==> flow/design.v <==
module JAM (
input CLK,
input RST,
output reg [2:0] W,
output reg [2:0] J,
input [6:0] Cost,
output reg [3:0] MatchCount,
output reg [9:0] MinCost,
output reg Valid );
reg [5:0]state;
reg [2:0]num[0:7];
reg [4:0]ix;
reg [9:0]tempCost;
reg [4:0]changePoint;
reg [4:0]n;
reg [4:0]max_min_pos;
reg [4:0]max_min_value;
always @(posedge CLK or posedge RST) 
begin
    if(RST)
    begin
		  W <= 0;
		  J <= 0;
		  Valid <= 0;
		  num[0] <= 0;
		  num[1] <= 1;
		  num[2] <= 2;
		  num[3] <= 3;
		  num[4] <= 4;
		  num[5] <= 5;
		  num[6] <= 6;
		  num[7] <= 7;
		  state <= 0;
		  ix <= 1;
		  tempCost <= 0;
		  MatchCount <= 0;
		  MinCost <= 1023;
		  changePoint <= 0;
		  n <= 10;
		  max_min_pos <= 0;
		  max_min_value <= 10;
    end
    else 
    begin
		case(state)
			5'd0:
			begin
				if(ix > 8)
				begin
					if(tempCost < MinCost)
					begin
						MatchCount <= 1;
						MinCost <= tempCost;
					end
					else if(tempCost == MinCost)
					begin
						MatchCount <= MatchCount + 1;
					end
					ix <= 1;
					tempCost <= 0;
					state <= 1;
				end
				else if(ix == 8)
				begin
					tempCost <= tempCost + Cost;
					ix <= ix + 1;
				end
				else
				begin
					tempCost <= tempCost + Cost;
					W <= ix;
					J <= num[ix];
					ix <= ix + 1;
				end
			end
			5'd1:
			begin
				if(num[7] > num[6])
				begin
					num[6] <= num[7];
					num[7] <= num[6];
					state <= 0;
					W <= 0;
					J <= num[0];
				end
				else if(num[6] > num[5])
				begin
					 if(num[7] > num[5] && num[7] < num[6])
					 begin
						num[7] <= num[6];
						num[5] <= num[7];
						num[6] <= num[5];
						state <= 0;
						W <= 0;
						J <= num[0];
					 end
					 else
					 begin
						num[5] <= num[6];
						num[6] <= num[7];
						num[7] <= num[5];
						state <= 0;
						W <= 0;
						J <= num[0];
					 end
				end
				else if(num[5] > num[4])
				begin
						if(num[6] < num[4] && ((num[7] < num[4]) || num[5] < num[7]) )
						begin
							num[4] <= num[5];
							num[5] <= num[7];
							num[7] <= num[4];
						end
						else if(num[6] > num[4] && num[5] > num[6] && num[7] < num[4])
						begin
							num[4] <= num[6];
							num[5] <= num[7];
							num[6] <= num[4];
							num[7] <= num[5];
						end
						else if(num[7] > num[4] && num[7] < num[6] && num[7] < num[5])
						begin
							num[4] <= num[7];
							num[5] <= num[4];
							num[7] <= num[5];
						end
						state <= 0;
						W <= 0;
						J <= num[0];
				end
				else if(num[4] > num[3])
				begin
					changePoint <= 3;
					state <= 2;
					n <= 4;
				end
				else if(num[3] > num[2])
				begin
					changePoint <= 2;
					state <= 2;
					n <= 3;
				end
				else if(num[2] > num[1])
				begin
					changePoint <= 1;
					state <= 2;
					n <= 2;
				end
				else if(num[1] > num[0])
				begin
					changePoint <= 0;
					state <= 2;
					n <= 1;
				end
				else
					state <= 4;
			end
			5'd2:
			begin
				if(n >= 8)
				begin
					num[changePoint] <= num[max_min_pos];
					num[max_min_pos] <= num[changePoint];
					state <= 3;
					max_min_value <= 10;
				end
				else
				begin
					if(num[n] > num[changePoint] && num[n] < max_min_value)
					begin
						max_min_pos <= n;
						max_min_value <= num[n];
					end
					n <= n + 1;
				end
			end
			5'd3:
			begin
				if(changePoint == 4)
				begin
					num[5] <= num[7];
					num[7] <= num[5];
				end
				else if(changePoint == 3)
				begin
					num[4] <= num[7];
					num[5] <= num[6];
					num[6] <= num[5];
					num[7] <= num[4];
				end
				else if(changePoint == 2)
				begin
					num[3] <= num[7];
					num[4] <= num[6];
					num[6] <= num[4];
					num[7] <= num[3];
				end
				else if(changePoint == 1)
				begin
					num[2] <= num[7];
					num[3] <= num[6];
					num[4] <= num[5];
					num[5] <= num[4];
					num[6] <= num[3];
					num[7] <= num[2];
				end
				else if(changePoint == 0)
				begin
					num[1] <= num[7];
					num[2] <= num[6];
					num[3] <= num[5];
					num[5] <= num[3];
					num[6] <= num[2];
					num[7] <= num[1];
				end
					state <= 0;
					W <= 0;
					J <= num[0];
			end
			5'd4:
			begin
				Valid <= 1;
			end
		endcase
    end
end
endmodule
; ---- Reports on JAM
; Tool output for the design above before and after an edit, in the order of the flow.
; "before" refers to lines of the RTL above, "after" to lines of the edited file.
; "change": "after" minus "before" as printed here.
; Operators: Yosys type, input widths -> output width; for muxes data width and select width s.
; Library cell names are shortened.
; The mark - stands for no value.
[design]
top = JAM
clock_port = CLK
lib = sky130hd
corner = tt_025C_1v80

; ---- Diff
; Unified diff, file above to edited file.
; The edit is scripted: it alters the design's behaviour and was not made to optimise anything.
; begin of diff
@@ -173,5 +173,5 @@
 						max_min_value <= num[n];
 					end
-					n <= n + 1;
+					n <= n - 1;
 				end
 			end
; end of diff

; ---- Word level
; Counts by Yosys on the flattened word-level netlist (proc, flatten, opt, wreduce). Print and check cells are left out. Cells with the same type and inputs are merged into one.
[op_classes]
columns = element, before, after, change
row1 = n_mux, 139, 139, 0
row2 = add_sub_neg, 4, 4, 0
row3 = cmp, 21, 21, 0
row4 = n_eq, 74, 74, 0
row5 = n_reduce_logical, 39, 39, 0
row6 = bitwise, 4, 4, 0
[ops]
columns = op, before, after, change
row1 = $add 5x1->5 const B, 2, 1, -1
row2 = $sub 5x1->5 const B, 0, 1, 1
; Operator kinds equal on both sides are left out: 51.
[word_totals]
columns = element, before, after, change
row1 = register_bits, 84, 84, 0
row2 = in_bits, 9, 9, 0

; ---- Logic depth
; Yosys ltp: most cells in a row. Word level: on the elaborated netlist, between registers, memories and ports. Mapped: between sequential cells and ports; inverters and the memories' decode and read muxes count.
[logic_depth]
columns = element, before, after, change
row1 = word_depth, 10, 10, 0
row2 = ABC_AREA, 0, 0, -
row3 = depth_mapped, 16, 14, -2
row4 = mapped_depth_nobuf, 15, 14, -1

; ---- Synthesis result
; The flow's flattened synthesis, as Yosys stat reports it; memories are mapped. The netlist is that of the ABC_AREA named above (0 if unset); the other value can give another one.
[mapped]
columns = element, before, after, change
row1 = yosys_area_mm2, 0.0069417, 0.007038, 0.0000963
row2 = ff_cells, 79, 79, 0
row3 = buf_cells, 49, 54, 5
row4 = mapped_cells, 839, 851, 12
[by_type]
columns = cell_type, before, after, change
row1 = mux2i_1, 39, 26, -13
row2 = mux2_2, 16, 24, 8
row3 = o22ai_1, 5, 13, 8
row4 = inv_1, 60, 67, 7
row5 = nand2_1, 93, 87, -6
row6 = clkbuf_1, 34, 40, 6
row7 = a31oi_1, 17, 12, -5
row8 = o21ai_1, 7, 2, -5
row9 = a32oi_1, 4, 9, 5
row10 = nor2_1, 53, 57, 4
row11 = a222oi_1, 9, 5, -4
row12 = nand2b_1, 9, 5, -4
row13 = a22o_1, 4, 8, 4
row14 = o21a_1, 4, 8, 4
row15 = a221o_1, 2, 6, 4
row16 = nor4_1, 1, 5, 4
row17 = a21oi_2, 0, 4, 4
row18 = o21ai_0, 85, 82, -3
; Cell types equal on both sides are left out: 16.
; The list need not be complete.

; ---- Worst setup path after synthesis
; Source: OpenSTA report_checks on the synthesized netlist (no wires, ideal clock, input and output delay 20% of the period each), path of least setup slack; recovery checks are left aside. Register names are those of the netlist, which keeps one name where synthesis merged equal registers.
[synth_path]
columns = element, before, after, change
row1 = path_type, flip-flop to flip-flop, input port to flip-flop, -
row2 = startpoint, reg n[1], in (no name shown), -
row3 = endpoint, reg max_min_pos[0], reg (no name shown), -
row4 = period_ns, 8.0, 8.0, 0.0
row5 = required_time_ns, 7.872, 7.917, 0.045
row6 = setup_ns, 0.128, 0.083, -0.045
row7 = stages, 15, 9, -6
row8 = delay_ns, 3.275, 1.636, -1.639
row9 = path_slack_ns, 4.726, 4.764, 0.038
row10 = launch_ns, 0.000, 1.600, 1.600
row11 = arrival_time_ns, 3.147, 3.153, 0.006
row12 = n_path_buf, 1, 0, -1
row13 = in_delay_ns, -, 1.600, -
row14 = synth_period_reached_ns, 3.274, 3.236, -0.038
; "delay_ns" = arrival - input delay + setup time.
; "stages" counts driving pins, that of a launching flip-flop among them; a cell with two outputs on the path counts twice.
; "synth_period_reached_ns" = period - worst setup slack (recovery checks aside). The figure is calculated, with input and output delays left at 20% of the set period.
; The rows between start and end are the longest chain of elaborated cells between them; the timing report does not say that the signal goes this way. Where chains are equally long, one stands for them.
; A line is the first line of the expression or statement that the cell stems from. Yosys adds cells for indexed reads and writes and turns some case tables into memories.
; A register here has more assigning lines than the two given.
[synth_between_before]
cell_sequence = dfstp_2 inv_1 ha_1 or2_0 buf_2 a31oi_1 nor2_1 a31oi_1 ha_1 and2_1 a211oi_2 o21ai_1 o31a_2 a2111oi_4 mux2_1
elab_chain_len = 7
[synth_rtl_before]
columns = element, line
row1 = "start, declared", 15  ; reg [4:0]n;
row2 = "start, assigned", 39  ; n <= 10;
row3 = "start, assigned", 175  ; n <= n + 1;
row4 = $eq 3x3->1, 170  ; if(num[n] > num[changePoint] && num[n] < max_min_value)
row5 = $pmux 3 s8, 170
row6 = $mux 3, 161  ; if(n >= 8)
row7 = $mux 3, 45  ; case(state)
row8 = $gt 3x3->1, 170
row9 = $logic_and 1x1->1, 170
row10 = $reduce_and 3->1, -
row11 = "end, assigned", 40  ; max_min_pos <= 0;
row12 = "end, assigned", 172  ; max_min_pos <= n;
[synth_between_after]
cell_sequence = ha_1 fa_1 a21o_1 a21o_1 a21o_1 a21oi_1 xnor2_1 nand3_1 o21ai_0
elab_chain_len = 2
[synth_rtl_after]
columns = element, line
row1 = "start, declared", 6
row2 = $add 10x7->10, 70
row3 = $mux 10, 48  ; if(ix > 8)
row4 = "end, assigned", 65
row5 = "end, assigned", 70
row6 = "end, declared", 13

; ---- Timing after layout
; Path of least setup slack in the final report of the runs of pair 1 (OpenROAD, finished layout, wires in). Where an end is a register, its clock arrival counts in the times.
[layout_path]
columns = element, before, after, change
row1 = path_type, flip-flop to flip-flop, flip-flop to flip-flop, -
row2 = startpoint, reg n[1], reg n[1], -
row3 = endpoint, reg max_min_pos[1], reg max_min_pos[2], -
row4 = required_time_ns, 3.96, 3.96, 0.00
row5 = stages, 14, 12, -2
row6 = arrival_time_ns, 3.72, 3.54, -0.18
row7 = period_ns, 3.72, 3.72, 0.00
row8 = n_path_buf, 0, 0, 0
row9 = launch_ns, 0.35, 0.35, 0.00
row10 = path_slack_ns, 0.24, 0.42, 0.18
row11 = setup_ns, 0.11, 0.11, 0.00
; The rows between start and end are the longest chain of elaborated cells between them; the timing report does not say that the signal goes this way. Where chains are equally long, one stands for them.
; A register here has more assigning lines than the two given.
[layout_between_before]
cell_sequence = dfstp_2 inv_1 ha_1 or2_1 a31oi_1 nor2_1 a31oi_2 ha_1 and2_1 a211oi_2 o21ai_1 o31a_2 a2111oi_4 mux2_1
elab_chain_len = 7
[layout_rtl_before]
columns = element, line
row1 = "start, declared", 15  ; reg [4:0]n;
row2 = "start, assigned", 39  ; n <= 10;
row3 = "start, assigned", 175  ; n <= n + 1;
row4 = $eq 3x3->1, 170  ; if(num[n] > num[changePoint] && num[n] < max_min_value)
row5 = $pmux 3 s8, 170
row6 = $mux 3, 161  ; if(n >= 8)
row7 = $mux 3, 45  ; case(state)
row8 = $gt 3x3->1, 170
row9 = $logic_and 1x1->1, 170
row10 = $reduce_and 3->1, -
row11 = "end, assigned", 40  ; max_min_pos <= 0;
row12 = "end, assigned", 172  ; max_min_pos <= n;
[layout_between_after]
cell_sequence = dfstp_2 inv_1 ha_1 a22o_1 o21ai_0 o21ai_0 ha_1 a21oi_1 a311oi_2 mux2i_1 nor4_4 mux2_2
elab_chain_len = 7
[layout_rtl_after]
columns = element, line
row1 = "start, declared", 15  ; reg [4:0]n;
row2 = "start, assigned", 39  ; n <= 10;
row3 = "start, assigned", 175  ; n <= n - 1;
row4 = $eq 3x3->1, 170  ; if(num[n] > num[changePoint] && num[n] < max_min_value)
row5 = $pmux 3 s8, 170
row6 = $mux 3, 161  ; if(n >= 8)
row7 = $mux 3, 45  ; case(state)
row8 = $gt 3x3->1, 170
row9 = $logic_and 1x1->1, 170
row10 = $reduce_and 3->1, -
row11 = "end, assigned", 40  ; max_min_pos <= 0;
row12 = "end, assigned", 172  ; max_min_pos <= n;

; ---- Measured runs
; Both versions went through the flow (Yosys, OpenROAD) with the same settings in each pair. Constraints: input delay and output delay 20% of the set period each, output load 0.01 pF.
[settings_pair_1]
CORE_UTILIZATION = 40
period_ns = 3.72
CAP_MARGIN = 20
CORE_MARGIN = 2
SLEW_MARGIN = 20
[results_pair_1]
columns = element, before, after, change
row1 = die_area_mm2, 0.018424, 0.0186719, 0.0002479
row2 = timing.hold.ws_ns, 0.462, 0.452, -0.010
row3 = power_total_mw, 1.865, 1.909, 0.044
row4 = achieved_period_ns, 3.485, 3.303, -0.182
row5 = utilization_frac, 0.461, 0.456, -0.005
row6 = final_setup_tns_ns, 0.000, 0.000, 0.000
row7 = final_cell_area_mm2, 0.0078963, 0.0078513, -0.0000450
row8 = setup_ws_ns, 0.235, 0.417, 0.182
row9 = synthArea_mm2, 0.0069417, 0.007038, 0.0000963
[settings_pair_2]
ABC_AREA = 0
CELL_PAD_IN_SITES_DETAIL_PLACEMENT = 1
CORE_ASPECT_RATIO = 0.7
CORE_MARGIN = 6
CORE_UTILIZATION = 31
CTS_CLUSTER_SIZE = 57
HOLD_SLACK_MARGIN = 0.27
PLACE_DENSITY = 0.83
TNS_END_PERCENT = 90
period_ns = 3.15
CAP_MARGIN = 20
SLEW_MARGIN = 20
[results_pair_2]
columns = element, before, after, change
row1 = die_area_mm2, 0.0261853, 0.0265209, 0.0003356
row2 = timing.hold.ws_ns, 0.473, 0.469, -0.004
row3 = power_total_mw, 2.260, 2.169, -0.091
row4 = achieved_period_ns, 3.400, 3.160, -0.240
row5 = utilization_frac, 0.393, 0.381, -0.012
row6 = final_setup_tns_ns, -0.955, -0.010, 0.945
row7 = final_cell_area_mm2, 0.0085657, 0.0083555, -0.0002102
row8 = setup_ws_ns, -0.250, -0.010, 0.240
row9 = synthArea_mm2, 0.0069417, 0.007038, 0.0000963
; "achieved_period_ns": clock period set for the run, less the worst setup slack. It is reckoned from that one timing run; input and output delays stay at 20% of the period that was set.
; "power_total_mw" is the tool's figure for a default switching activity; nothing was simulated.
